==> flow/design.v <==
`timescale 100ps/10ps
module triangle(clk, reset, nt, xi, yi, busy, po, xo, yo);
input        clk, reset, nt;
input  [2:0] xi, yi;
output       busy, po;
output [2:0] xo, yo;
reg busy, po;
reg [4:0] state, next_state;  
reg [6:0] x_cor[0:2];         
reg [6:0] y_cor[0:2];         
reg [1:0] s0_count;           
reg s1_count;                 
reg s2_count;                 
reg s7_count;                 
reg [4:0] horiz;              
reg [3:0] out_count;          
reg signed [8:0] a[0:1];      
reg signed [8:0] b[0:1];      
reg signed [8:0] c[0:1];      
reg [3:0] ep, save_ep;        
reg signed [7:0] value;       
reg [1:0] o_idx;              
reg [2:0] xo, yo;             
reg loc;                      
reg [3:0] start;              
parameter s0=5'd0,s1=5'd1,s2=5'd2,s3=5'd3,s4=5'd4,s5=5'd5,s6=5'd6,s7=5'd7;
integer i,j;
always @(posedge clk or posedge reset)begin
    if(reset) state<=s0;
    else state<=next_state;
end
always @(*)begin
    case(state)
        s0:next_state=(s0_count==2'd3)?s1:s0;
        s1:next_state=(s1_count==1'b1)?s2:s1;
        s2:next_state=(out_count==y_cor[0]||out_count==y_cor[1]||out_count==y_cor[2])?s5:((s2_count==1'b1)?((value==8'd0)?s5:((value[7]==1'b0)?s3:s4)):s2);
        s3:next_state=(o_idx==2'd2)?s5:s2;
        s4:next_state=(o_idx==2'd1)?s5:s2;
        s5:next_state=(out_count==y_cor[0]||out_count==y_cor[2])?s6:((loc==1'b0)?((out_count==y_cor[1])?((start==x_cor[1])?s6:s5):((start==ep)?s6:s5)):((start==x_cor[0])?s6:s5));
        s6:next_state=(out_count==y_cor[2])?s7:s2;
        s7:next_state=(s7_count==1'b1)?s0:s7;
        default:next_state=s0;
    endcase
end
always @(posedge clk or posedge reset)begin
    if(reset) busy<=1'b0;
    else begin
        if(state==s7&&s7_count==1'b1) busy<=1'b0;
        else if(state==s0&&s0_count==2'd0&&nt==1'b0) busy<=1'b0;
        else busy<=1'b1;
    end
end
always @(posedge clk or posedge reset)begin
    if(reset) s0_count<=2'd0;
    else begin
        if(state==s7) s0_count<=2'd0;
        else if(state==s0&&s0_count==2'd0&&nt==1'b0) s0_count<=2'd0;
        else s0_count<=s0_count+2'd1;
    end
end
always @(posedge clk or posedge reset)begin
    if(reset)begin
        s1_count<=1'b0;
    end
    else begin
        if(state==s1) s1_count<=1'b1;
        else s1_count<=1'b0;
    end
end
always @(posedge clk or posedge reset)begin
    if(reset)begin
        s2_count<=1'b0;
    end
    else begin
        if(state==s2) s2_count<=1'b1;
        else s2_count<=1'b0;
    end
end
always @(posedge clk or posedge reset)begin
    if(reset)begin
        s7_count<=1'b0;
    end
    else begin
        if(state==s7) s7_count<=1'b1;
        else s7_count<=1'b0;
    end
end
always @(posedge clk or posedge reset)begin
    if(reset)begin
        loc<=1'b0;
    end
    else begin
        if(state==s1)begin
            if(x_cor[1]>x_cor[0]) loc<=1'b0;
            else loc<=1'b1;
        end
    end
end
always @(posedge clk or posedge reset)begin
    if(reset)begin
        for(i=0;i<2;i=i+1)begin
            a[i]<=9'd0;
        end
    end
    else begin
        case(state)
            s1:begin
                if(loc==1'b0)begin
                    a[0]<=($signed(y_cor[1])-$signed(y_cor[0]));
                    a[1]<=($signed(y_cor[2])-$signed(y_cor[1]));
                end
                else begin
                    a[0]<=($signed(y_cor[1])-$signed(y_cor[0]));
                    a[1]<=(~($signed(y_cor[2])-$signed(y_cor[1])))+9'd1;
                end
            end
        endcase
    end
end
always @(posedge clk or posedge reset)begin
    if(reset)begin
        for(i=0;i<2;i=i+1)begin
            b[i]<=9'd0;
        end
    end
    else begin
        case(state)
            s1:begin
                if(loc==1'b0)begin
                    b[0]<=(~($signed(x_cor[1])-$signed(x_cor[0])))+9'd1;
                    b[1]<=(~($signed(x_cor[2])-$signed(x_cor[1])))+9'd1;
                end
                else begin
                    b[0]<=(~($signed(x_cor[1])-$signed(x_cor[0])))+9'd1;
                    b[1]<=($signed(x_cor[2])-$signed(x_cor[1]));
                end
            end
        endcase
    end
end
always @(posedge clk or posedge reset)begin
    if(reset)begin
        for(i=0;i<2;i=i+1)begin
            c[i]<=9'd0;
        end
    end
    else begin
        case(state)
            s1:begin
                if(loc==1'b0)begin
                    c[0]<=($signed(y_cor[0]*x_cor[1])-$signed(y_cor[1]*x_cor[0]));
                    c[1]<=($signed(y_cor[1]*x_cor[2])-$signed(y_cor[2]*x_cor[1]));
                end
                else begin
                    c[0]<=($signed(y_cor[0]*x_cor[1])-$signed(y_cor[1]*x_cor[0]));
                    c[1]<=(~($signed(y_cor[1]*x_cor[2])-$signed(y_cor[2]*x_cor[1])))+9'd1;
                end
            end
        endcase
    end
end
always @(posedge clk or posedge reset)begin
    if(reset)begin
        for(i=0;i<3;i=i+1)begin
            x_cor[i]<=7'd0;
        end
    end
    else begin
        case(state)
            s0:begin
                x_cor[s0_count]<=xi;
            end
        endcase
    end
end
always @(posedge clk or posedge reset)begin
    if(reset)begin
        for(i=0;i<3;i=i+1)begin
            y_cor[i]<=7'd0;
        end
    end
    else begin
        case(state)
            s0:begin
                y_cor[s0_count]<=yi;
            end
        endcase
    end
end
always @(posedge clk or posedge reset)begin
    if(reset) begin
        horiz<=5'd0;
    end
    else begin
        case(state)
            s1:begin
                horiz<=(x_cor[1]-x_cor[0]);
            end
        endcase
    end
end
always @(posedge clk or posedge reset)begin
    if(reset)begin
        out_count<=4'd0;
    end
    else begin
        case(state)
            s1:out_count<=y_cor[0];
            s6:out_count<=out_count+4'd1;
        endcase
    end
end
always @(posedge clk or posedge reset)begin
    if(reset)begin
        ep<=4'd0;
    end
    else begin
        if(loc==1'b0)begin
            if(state==s6) ep<=save_ep;
            else if(state==s3)begin
                if(out_count<y_cor[1])begin
                    if(o_idx==2'd2) ep<=ep;
                    else ep<=ep+4'd1;
                end
                else ep<=ep-4'd1;
            end
            else if(state==s4)begin
                if(out_count<y_cor[1]) ep<=ep-4'd1;
                else begin
                    if(o_idx==2'd1) ep<=ep;
                    else ep<=ep+4'd1;
                end
            end
            else ep<=ep;
        end
        else begin
            if(state==s6) ep<=save_ep;
            else if(state==s3)begin
                if(out_count<y_cor[1])begin
                    if(o_idx==2'd2) ep<=ep;
                    else ep<=ep-4'd1;
                end
                else ep<=ep+4'd1;
            end
            else if(state==s4)begin
                if(out_count<y_cor[1]) ep<=ep+4'd1;
                else begin
                    if(o_idx==2'd1) ep<=ep;
                    else ep<=ep-4'd1;
                end
            end
            else ep<=ep;
        end
    end
end
always @(posedge clk or posedge reset)begin
    if(reset)begin
        o_idx<=2'd0;
    end
    else begin
        if(state==s3) o_idx<=2'd1;
        else if(state==s4) o_idx<=2'd2;
        else if(state==s5) o_idx<=2'd0;
    end
end
always @(posedge clk or posedge reset)begin
    if(reset)begin
        save_ep<=4'd0;
    end
    else begin
        if(state==s1) save_ep<=(x_cor[0]+x_cor[1])>>1;
    end
end
always @(posedge clk or posedge reset)begin
    if(reset)begin
        value<=8'd0;
    end
    else begin
        if(state==s2) begin
            if(out_count==y_cor[0]||out_count==y_cor[1]||out_count==y_cor[2]) value<=8'd0;
            else if(out_count<y_cor[1]) begin
                value<=(a[0]*$signed(ep))+(b[0]*$signed(out_count))+c[0];
            end
            else begin
                value<=(a[1]*$signed(ep))+(b[1]*$signed(out_count))+c[1];
            end
        end
    end
end
always @(posedge clk or posedge reset)begin
    if(reset) po<=1'b0;
    else if(state==s5) po<=1'b1;
    else po<=1'b0;
end
always @(posedge clk)begin
    if(state==s5) start<=start+4'd1;
    else begin
        if(loc==1'b0) start<=x_cor[0];
        else begin
            if(out_count==y_cor[1]) start<=x_cor[1];
            else start<=ep;
        end
    end
end
always @(posedge clk or posedge reset)begin
    if(reset)begin
        xo<=3'd0;
    end
    else begin
        if(state==s5)begin
            if(out_count==y_cor[0]) xo<=x_cor[0];
            else if(out_count==y_cor[2]) xo<=x_cor[2];
            else xo<=start;
        end
    end
end
always @(posedge clk or posedge reset)begin
    if(reset)begin
        yo<=3'd0;
    end
    else begin
        if(state==s5)begin
            if(out_count==y_cor[0]) yo<=y_cor[0];
            else if(out_count==y_cor[2]) yo<=y_cor[2];
            else yo<=out_count;
        end
    end
end
endmodule
Reports on triangle
Tool output for the design above before and after an edit, in the order of the flow.
Lines under "before" count in the file above, lines under "after" in the edited file.
"difference": "after" minus "before" as printed here. "relative change": 100 x difference / "before".
Operators: Yosys type, input widths -> output width; for muxes data width and select width s.
The mark - stands for no value.

design
  top module = triangle
  clock port = clk
  standard-cell library = sky130hd
  corner = tt_025C_1v80

Edit of the RTL
Unified diff, file above to edited file.
A script made this edit; it was not meant as an optimisation.

begin of diff
@@ -16,5 +16,5 @@
 reg [3:0] out_count;          
 reg signed [8:0] a[0:1];      
-reg signed [8:0] b[0:1];      
+reg signed [9:0] b[0:1];      
 reg signed [8:0] c[0:1];      
 reg [3:0] ep, save_ep;        
end of diff

Elaborated design
Source: Yosys, flattened and elaborated. Widths are those after wreduce. Registers that Yosys merges into a memory's read port (data or address) are not register bits. Print and check cells do not count.

word-level totals
  item                         before  after  difference  relative change (%)
  flip-flop bits (word level)  112     114    +2          +1.79
  output and inout bits        8       8      0           0.00

operators by class
  item                           before  after  difference  relative change (%)
  add/subtract/negate cells      23      23     0           0.00
  multipliers                    8       8      0           0.00
  $lt $le $gt $ge                2       2      0           0.00
  equality and inequality tests  20      20     0           0.00
  multiplexer cells              57      57     0           0.00
  bitwise gates (word level)     5       5      0           0.00
  reduce/logical cells           16      16     0           0.00

operator list
  kind                   before  after  difference  relative change (%)
  $mul 9x4->8            4       2      -2          -50.00
  $add 9x1->9 const B    3       1      -2          -66.67
  $not 9->9              3       1      -2          -66.67
  $add 10x1->10 const B  0       2      +2          -
  $mul 10x4->8           0       2      +2          -
  $not 10->10            0       2      +2          -
  $mux 9                 2       1      -1          -50.00
  $mux 10                0       1      +1          -
  $mux 4                 18      18     0           0.00
  $mux 2                 12      12     0           0.00
  $mux 3                 12      12     0           0.00
  $mux 1                 8       8      0           0.00
  $sub 3x3->4            6       6      0           0.00
  $eq 4x3->1             5       5      0           0.00
  $eq 3x3->1 const B     4       4      0           0.00
  $mul 3x3->6            4       4      0           0.00
  $add 4x1->4 const B    3       3      0           0.00
  $add 8x8->8            3       3      0           0.00
  $eq 2x2->1 const B     3       3      0           0.00
  $logic_and 1x1->1      3       3      0           0.00
  $logic_or 1x1->1       3       3      0           0.00
  $mux 8                 3       3      0           0.00
  $reduce_and 2->1       3       3      0           0.00
  $sub 6x6->7            3       3      0           0.00
  $eq 2x1->1 const B     2       2      0           0.00
  $eq 3x2->1 const B     2       2      0           0.00
  $reduce_bool 3->1      2       2      0           0.00
  $add 2x1->2 const B    1       1      0           0.00

Not every row of either side is listed.

Depth
Depth = most cells in a row (Yosys ltp): at word level without a register or memory, in the mapped netlist without a sequential cell, where the memories' decode and read muxes count.

depth
  item                     before  after  difference  relative change (%)
  depth after elaboration  7       7      0           0.00
  ABC_AREA                 0       0      -           -
  mapped depth             19      19     0           0.00

Netlist
The flow's flattened synthesis, as Yosys stat reports it; memories are mapped. The netlist is that of the ABC_AREA named above (0 if unset); the other value can give another one.

cell types
  type                        before  after  difference  relative change (%)
  sky130_fd_sc_hd__inv_1      140     138    -2          -1.43
  sky130_fd_sc_hd__a21oi_1    59      61     +2          +3.39
  sky130_fd_sc_hd__clkbuf_1   22      20     -2          -9.09
  sky130_fd_sc_hd__nand3_1    9       11     +2          +22.22
  sky130_fd_sc_hd__buf_1      1       3      +2          +200.00
  sky130_fd_sc_hd__nand2_1    85      86     +1          +1.18
  sky130_fd_sc_hd__nor2_1     76      75     -1          -1.32
  sky130_fd_sc_hd__xnor2_1    51      52     +1          +1.96
  sky130_fd_sc_hd__and2_1     44      43     -1          -2.27
  sky130_fd_sc_hd__mux2_2     34      33     -1          -2.94
  sky130_fd_sc_hd__xor2_1     26      25     -1          -3.85
  sky130_fd_sc_hd__a21o_1     19      20     +1          +5.26
  sky130_fd_sc_hd__nand2b_1   15      16     +1          +6.67
  sky130_fd_sc_hd__o22ai_1    9       8      -1          -11.11
  sky130_fd_sc_hd__nor2b_1    7       6      -1          -14.29
  sky130_fd_sc_hd__o2bb2ai_1  2       1      -1          -50.00
  sky130_fd_sc_hd__clkinv_1   0       1      +1          -
  sky130_fd_sc_hd__ha_1       108     108    0           0.00

Not every row of either side is listed.

synthesis totals
  item                                before   after    difference  relative change (%)
  mapped cells                        1,005    1,005    0           0.00
  cell area after synthesis (um^2)    9,816.9  9,808.2  -8.7        -0.09
  sequential part of the area (um^2)  2,608.8  2,608.8  0.0         0.00
  flip-flops                          105      105      0           0.00
  buffer cells                        28       28       0           0.00

Worst setup path after synthesis
Source: OpenSTA report_checks on the synthesized netlist (no wires, ideal clock, input and output delay 20% of the period each), path of least setup slack; recovery checks are left aside. Register names are those of the netlist, which keeps one name where synthesis merged equal registers.

path post-synthesis
  item                               before             after              difference  relative change (%)
  path kind                          reg2reg            reg2reg            -           -
  from                               register ep[3]     register ep[3]     -           -
  to                                 register value[7]  register value[7]  -           -
  clock period (ps)                  5,000              5,000              0           0.00
  launch time at the first pin (ps)  0                  0                  0           -
  arrival time (ps)                  4,663              4,669              +6          +0.13
  data required time (ps)            4,866              4,866              0           0.00
  setup slack (ps)                   203                197                -6          -
  path delay (ps)                    4,797              4,803              +6          +0.13
  stages on the path                 17                 17                 0           0.00
  path buffers                       1                  1                  0           0.00
  synthesis period reached (ps)      4,797              4,803              +6          +0.13

"path delay" is the arrival time less input delay plus setup time.
"stages on the path" counts driving pins, that of a launching flip-flop among them; a cell with two outputs on the path counts twice.
"synthesis period reached" is the clock period less the worst setup slack; recovery checks do not enter. This is arithmetic on one report: input and output delays are still those of the set period (20% each).
The rows between start and end are the longest chain of elaborated cells between them; the timing report does not say that the signal goes this way. Where chains are equally long, one stands for them.
A line is the first line of the expression or statement that the cell stems from. Yosys adds cells for indexed reads and writes and turns some case tables into memories.
A register here has more assigning lines than the two given.

on the way, post-synthesis, before
  path through = sky130_fd_sc_hd__dfrtp_1 -> sky130_fd_sc_hd__clkbuf_1 -> sky130_fd_sc_hd__nand2b_1 -> sky130_fd_sc_hd__fa_1 -> sky130_fd_sc_hd__fa_1 -> sky130_fd_sc_hd__inv_1 -> sky130_fd_sc_hd__fa_1 -> sky130_fd_sc_hd__fa_1 -> sky130_fd_sc_hd__fa_1 -> sky130_fd_sc_hd__ha_1 -> sky130_fd_sc_hd__a21oi_1 -> sky130_fd_sc_hd__nor2_1 -> sky130_fd_sc_hd__o211ai_1 -> sky130_fd_sc_hd__nand2_1 -> sky130_fd_sc_hd__xnor2_1 -> sky130_fd_sc_hd__mux2i_1 -> sky130_fd_sc_hd__o22ai_1
  cells in the longest elaborated chain = 5
  elaborated cells between the ends (all ways) = 8
  RTL lines with such cells = 4
  those cells by class = 4 x add/sub; 2 x mul; 2 x mux

RTL lines, path post-synthesis, before
  item                      RTL line  RTL
  start, declared           20        reg [3:0] ep, save_ep;
  start, assigned           219       if(state==s6) ep<=save_ep;
  start, assigned           222       if(o_idx==2'd2) ep<=ep;
  $mul 9x4->8               285       value<=(a[1]*$signed(ep))+(b[1]*$signed(out_count))+c[1];
  $add 8x8->8 (2 in a row)  285
  $mux 8                    281       else if(out_count<y_cor[1]) begin
  $mux 8                    280       if(out_count==y_cor[0]||out_count==y_cor[1]||out_count==y_cor[2]) value<=8'd0;
  end, assigned             282       value<=(a[0]*$signed(ep))+(b[0]*$signed(out_count))+c[0];
  end, assigned             285
  end, declared             21        reg signed [7:0] value;

on the way, post-synthesis, after
  path through = sky130_fd_sc_hd__dfrtp_1 -> sky130_fd_sc_hd__clkbuf_1 -> sky130_fd_sc_hd__nand2b_1 -> sky130_fd_sc_hd__fa_1 -> sky130_fd_sc_hd__fa_1 -> sky130_fd_sc_hd__inv_1 -> sky130_fd_sc_hd__fa_1 -> sky130_fd_sc_hd__fa_1 -> sky130_fd_sc_hd__fa_1 -> sky130_fd_sc_hd__ha_1 -> sky130_fd_sc_hd__a21oi_1 -> sky130_fd_sc_hd__nor2_1 -> sky130_fd_sc_hd__o211ai_1 -> sky130_fd_sc_hd__nand2_1 -> sky130_fd_sc_hd__xnor2_1 -> sky130_fd_sc_hd__mux2i_1 -> sky130_fd_sc_hd__o22ai_1
  cells in the longest elaborated chain = 5
  elaborated cells between the ends (all ways) = 8
  RTL lines with such cells = 4
  those cells by class = 4 x add/sub; 2 x mul; 2 x mux

RTL lines, path post-synthesis, after
  item                      RTL line  RTL
  start, declared           20        reg [3:0] ep, save_ep;
  start, assigned           219       if(state==s6) ep<=save_ep;
  start, assigned           222       if(o_idx==2'd2) ep<=ep;
  $mul 9x4->8               285       value<=(a[1]*$signed(ep))+(b[1]*$signed(out_count))+c[1];
  $add 8x8->8 (2 in a row)  285
  $mux 8                    281       else if(out_count<y_cor[1]) begin
  $mux 8                    280       if(out_count==y_cor[0]||out_count==y_cor[1]||out_count==y_cor[2]) value<=8'd0;
  end, assigned             282       value<=(a[0]*$signed(ep))+(b[0]*$signed(out_count))+c[0];
  end, assigned             285
  end, declared             21        reg signed [7:0] value;

Worst path after layout
Path of least setup slack in the final report of each run of pair A (OpenROAD, finished layout, wires in). Where an end is a register, its clock arrival counts in the times.
The path's times are printed in steps of 10 ps; the period is the one set.

path post-layout
  item                               before             after              difference  relative change (%)
  path kind                          reg2reg            reg2reg            -           -
  from                               register ep[1]     register b[0][0]   -           -
  to                                 register value[5]  register value[7]  -           -
  clock period (ps)                  4,740              4,740              0           0.00
  launch time at the first pin (ps)  350                360                +10         +2.86
  arrival time (ps)                  4,770              4,740              -30         -0.63
  data required time (ps)            5,010              4,980              -30         -0.60
  setup slack (ps)                   240                240                0           -
  stages on the path                 18                 16                 -2          -11.11
  path buffers                       1                  0                  -1          -100.00

The rows between start and end are the longest chain of elaborated cells between them; the timing report does not say that the signal goes this way. Where chains are equally long, one stands for them.
A register here has more assigning lines than the two given.

on the way, post-layout, before
  path through = sky130_fd_sc_hd__dfrtp_1 -> sky130_fd_sc_hd__buf_4 -> sky130_fd_sc_hd__and2_1 -> sky130_fd_sc_hd__fa_1 -> sky130_fd_sc_hd__ha_1 -> sky130_fd_sc_hd__fa_1 -> sky130_fd_sc_hd__inv_1 -> sky130_fd_sc_hd__fa_1 -> sky130_fd_sc_hd__inv_1 -> sky130_fd_sc_hd__ha_1 -> sky130_fd_sc_hd__ha_1 -> sky130_fd_sc_hd__a21o_1 -> sky130_fd_sc_hd__a21o_1 -> sky130_fd_sc_hd__a21o_1 -> sky130_fd_sc_hd__a21oi_1 -> sky130_fd_sc_hd__xnor2_1 -> sky130_fd_sc_hd__mux2i_1 -> sky130_fd_sc_hd__o22ai_1
  cells in the longest elaborated chain = 5
  elaborated cells between the ends (all ways) = 8
  RTL lines with such cells = 4
  those cells by class = 4 x add/sub; 2 x mul; 2 x mux

RTL lines, path post-layout, before
  item                      RTL line  RTL
  start, declared           20        reg [3:0] ep, save_ep;
  start, assigned           219       if(state==s6) ep<=save_ep;
  start, assigned           222       if(o_idx==2'd2) ep<=ep;
  $mul 9x4->8               285       value<=(a[1]*$signed(ep))+(b[1]*$signed(out_count))+c[1];
  $add 8x8->8 (2 in a row)  285
  $mux 8                    281       else if(out_count<y_cor[1]) begin
  $mux 8                    280       if(out_count==y_cor[0]||out_count==y_cor[1]||out_count==y_cor[2]) value<=8'd0;
  end, assigned             282       value<=(a[0]*$signed(ep))+(b[0]*$signed(out_count))+c[0];
  end, assigned             285
  end, declared             21        reg signed [7:0] value;

on the way, post-layout, after
  path through = sky130_fd_sc_hd__dfrtp_2 -> sky130_fd_sc_hd__nand2b_1 -> sky130_fd_sc_hd__fa_1 -> sky130_fd_sc_hd__fa_1 -> sky130_fd_sc_hd__inv_1 -> sky130_fd_sc_hd__fa_1 -> sky130_fd_sc_hd__fa_1 -> sky130_fd_sc_hd__fa_1 -> sky130_fd_sc_hd__ha_1 -> sky130_fd_sc_hd__a21oi_1 -> sky130_fd_sc_hd__nor2_1 -> sky130_fd_sc_hd__o211ai_1 -> sky130_fd_sc_hd__nand2_1 -> sky130_fd_sc_hd__xnor2_1 -> sky130_fd_sc_hd__mux2i_1 -> sky130_fd_sc_hd__o22ai_1
  cells in the longest elaborated chain = 5
  elaborated cells between the ends (all ways) = 5
  RTL lines with such cells = 3
  those cells by class = 2 x add/sub; 1 x mul; 2 x mux

RTL lines, path post-layout, after
  item             RTL line  RTL
  start, declared  18        reg signed [9:0] b[0:1];
  start, assigned  130       b[0]<=(~($signed(x_cor[1])-$signed(x_cor[0])))+9'd1;
  start, assigned  134       b[0]<=(~($signed(x_cor[1])-$signed(x_cor[0])))+9'd1;
  $mul 10x4->8     282       value<=(a[0]*$signed(ep))+(b[0]*$signed(out_count))+c[0];
  $add 8x8->8      282
  $add 8x7->8      282
  $mux 8           281       else if(out_count<y_cor[1]) begin
  $mux 8           280       if(out_count==y_cor[0]||out_count==y_cor[1]||out_count==y_cor[2]) value<=8'd0;
  end, assigned    282
  end, assigned    285       value<=(a[1]*$signed(ep))+(b[1]*$signed(out_count))+c[1];
  end, declared    21        reg signed [7:0] value;

Measured runs
Runs of the flow (Yosys, OpenROAD) on both versions; the two runs of a pair have the same settings. The constraints put input and output delay at 20% of the set period each and load the outputs with 0.01 pF.

flow settings, pair A
  CORE_UTILIZATION = 40
  period_ns = 4.74
  CAP_MARGIN = 20
  CORE_MARGIN = 2
  SLEW_MARGIN = 20

results, pair A
  item                                     before    after     difference  relative change (%)
  mapped cell area after synthesis (um^2)  9,816.9   9,808.2   -8.7        -0.09
  area inside the die boundary (um^2)      25,811.6  25,789.1  -22.5       -0.09
  utilization after routing                0.446     0.445     -0.001      -
  smallest setup slack (ps)                242       238       -4          -
  final setup TNS (ps)                     0         0         0           -
  worst-case hold slack (ps)               478       480       +2          -
  period reached (ps)                      4,498     4,502     +4          +0.09

flow settings, pair B
  ABC_AREA = 0
  CAP_MARGIN = 0
  CORE_ASPECT_RATIO = 1.39
  CORE_UTILIZATION = 55
  CTS_CLUSTER_DIAMETER = 304
  PLACE_DENSITY_LB_ADDON = 0.01
  SETUP_SLACK_MARGIN = 1.14
  SLEW_MARGIN = 40
  period_ns = 7.3
  CORE_MARGIN = 2

results, pair B
  item                                     before    after     difference  relative change (%)
  mapped cell area after synthesis (um^2)  9,816.9   9,808.2   -8.7        -0.09
  area inside the die boundary (um^2)      18,947.5  18,931.3  -16.2       -0.09
  utilization after routing                0.601     0.602     +0.001      -
  smallest setup slack (ps)                2,320     2,288     -32         -
  final setup TNS (ps)                     0         0         0           -
  worst-case hold slack (ps)               483       497       +14         -
  period reached (ps)                      4,980     5,012     +32         +0.64

"period reached" = clock period - worst setup slack. The figure is calculated, with input and output delays left at 20% of the set period.
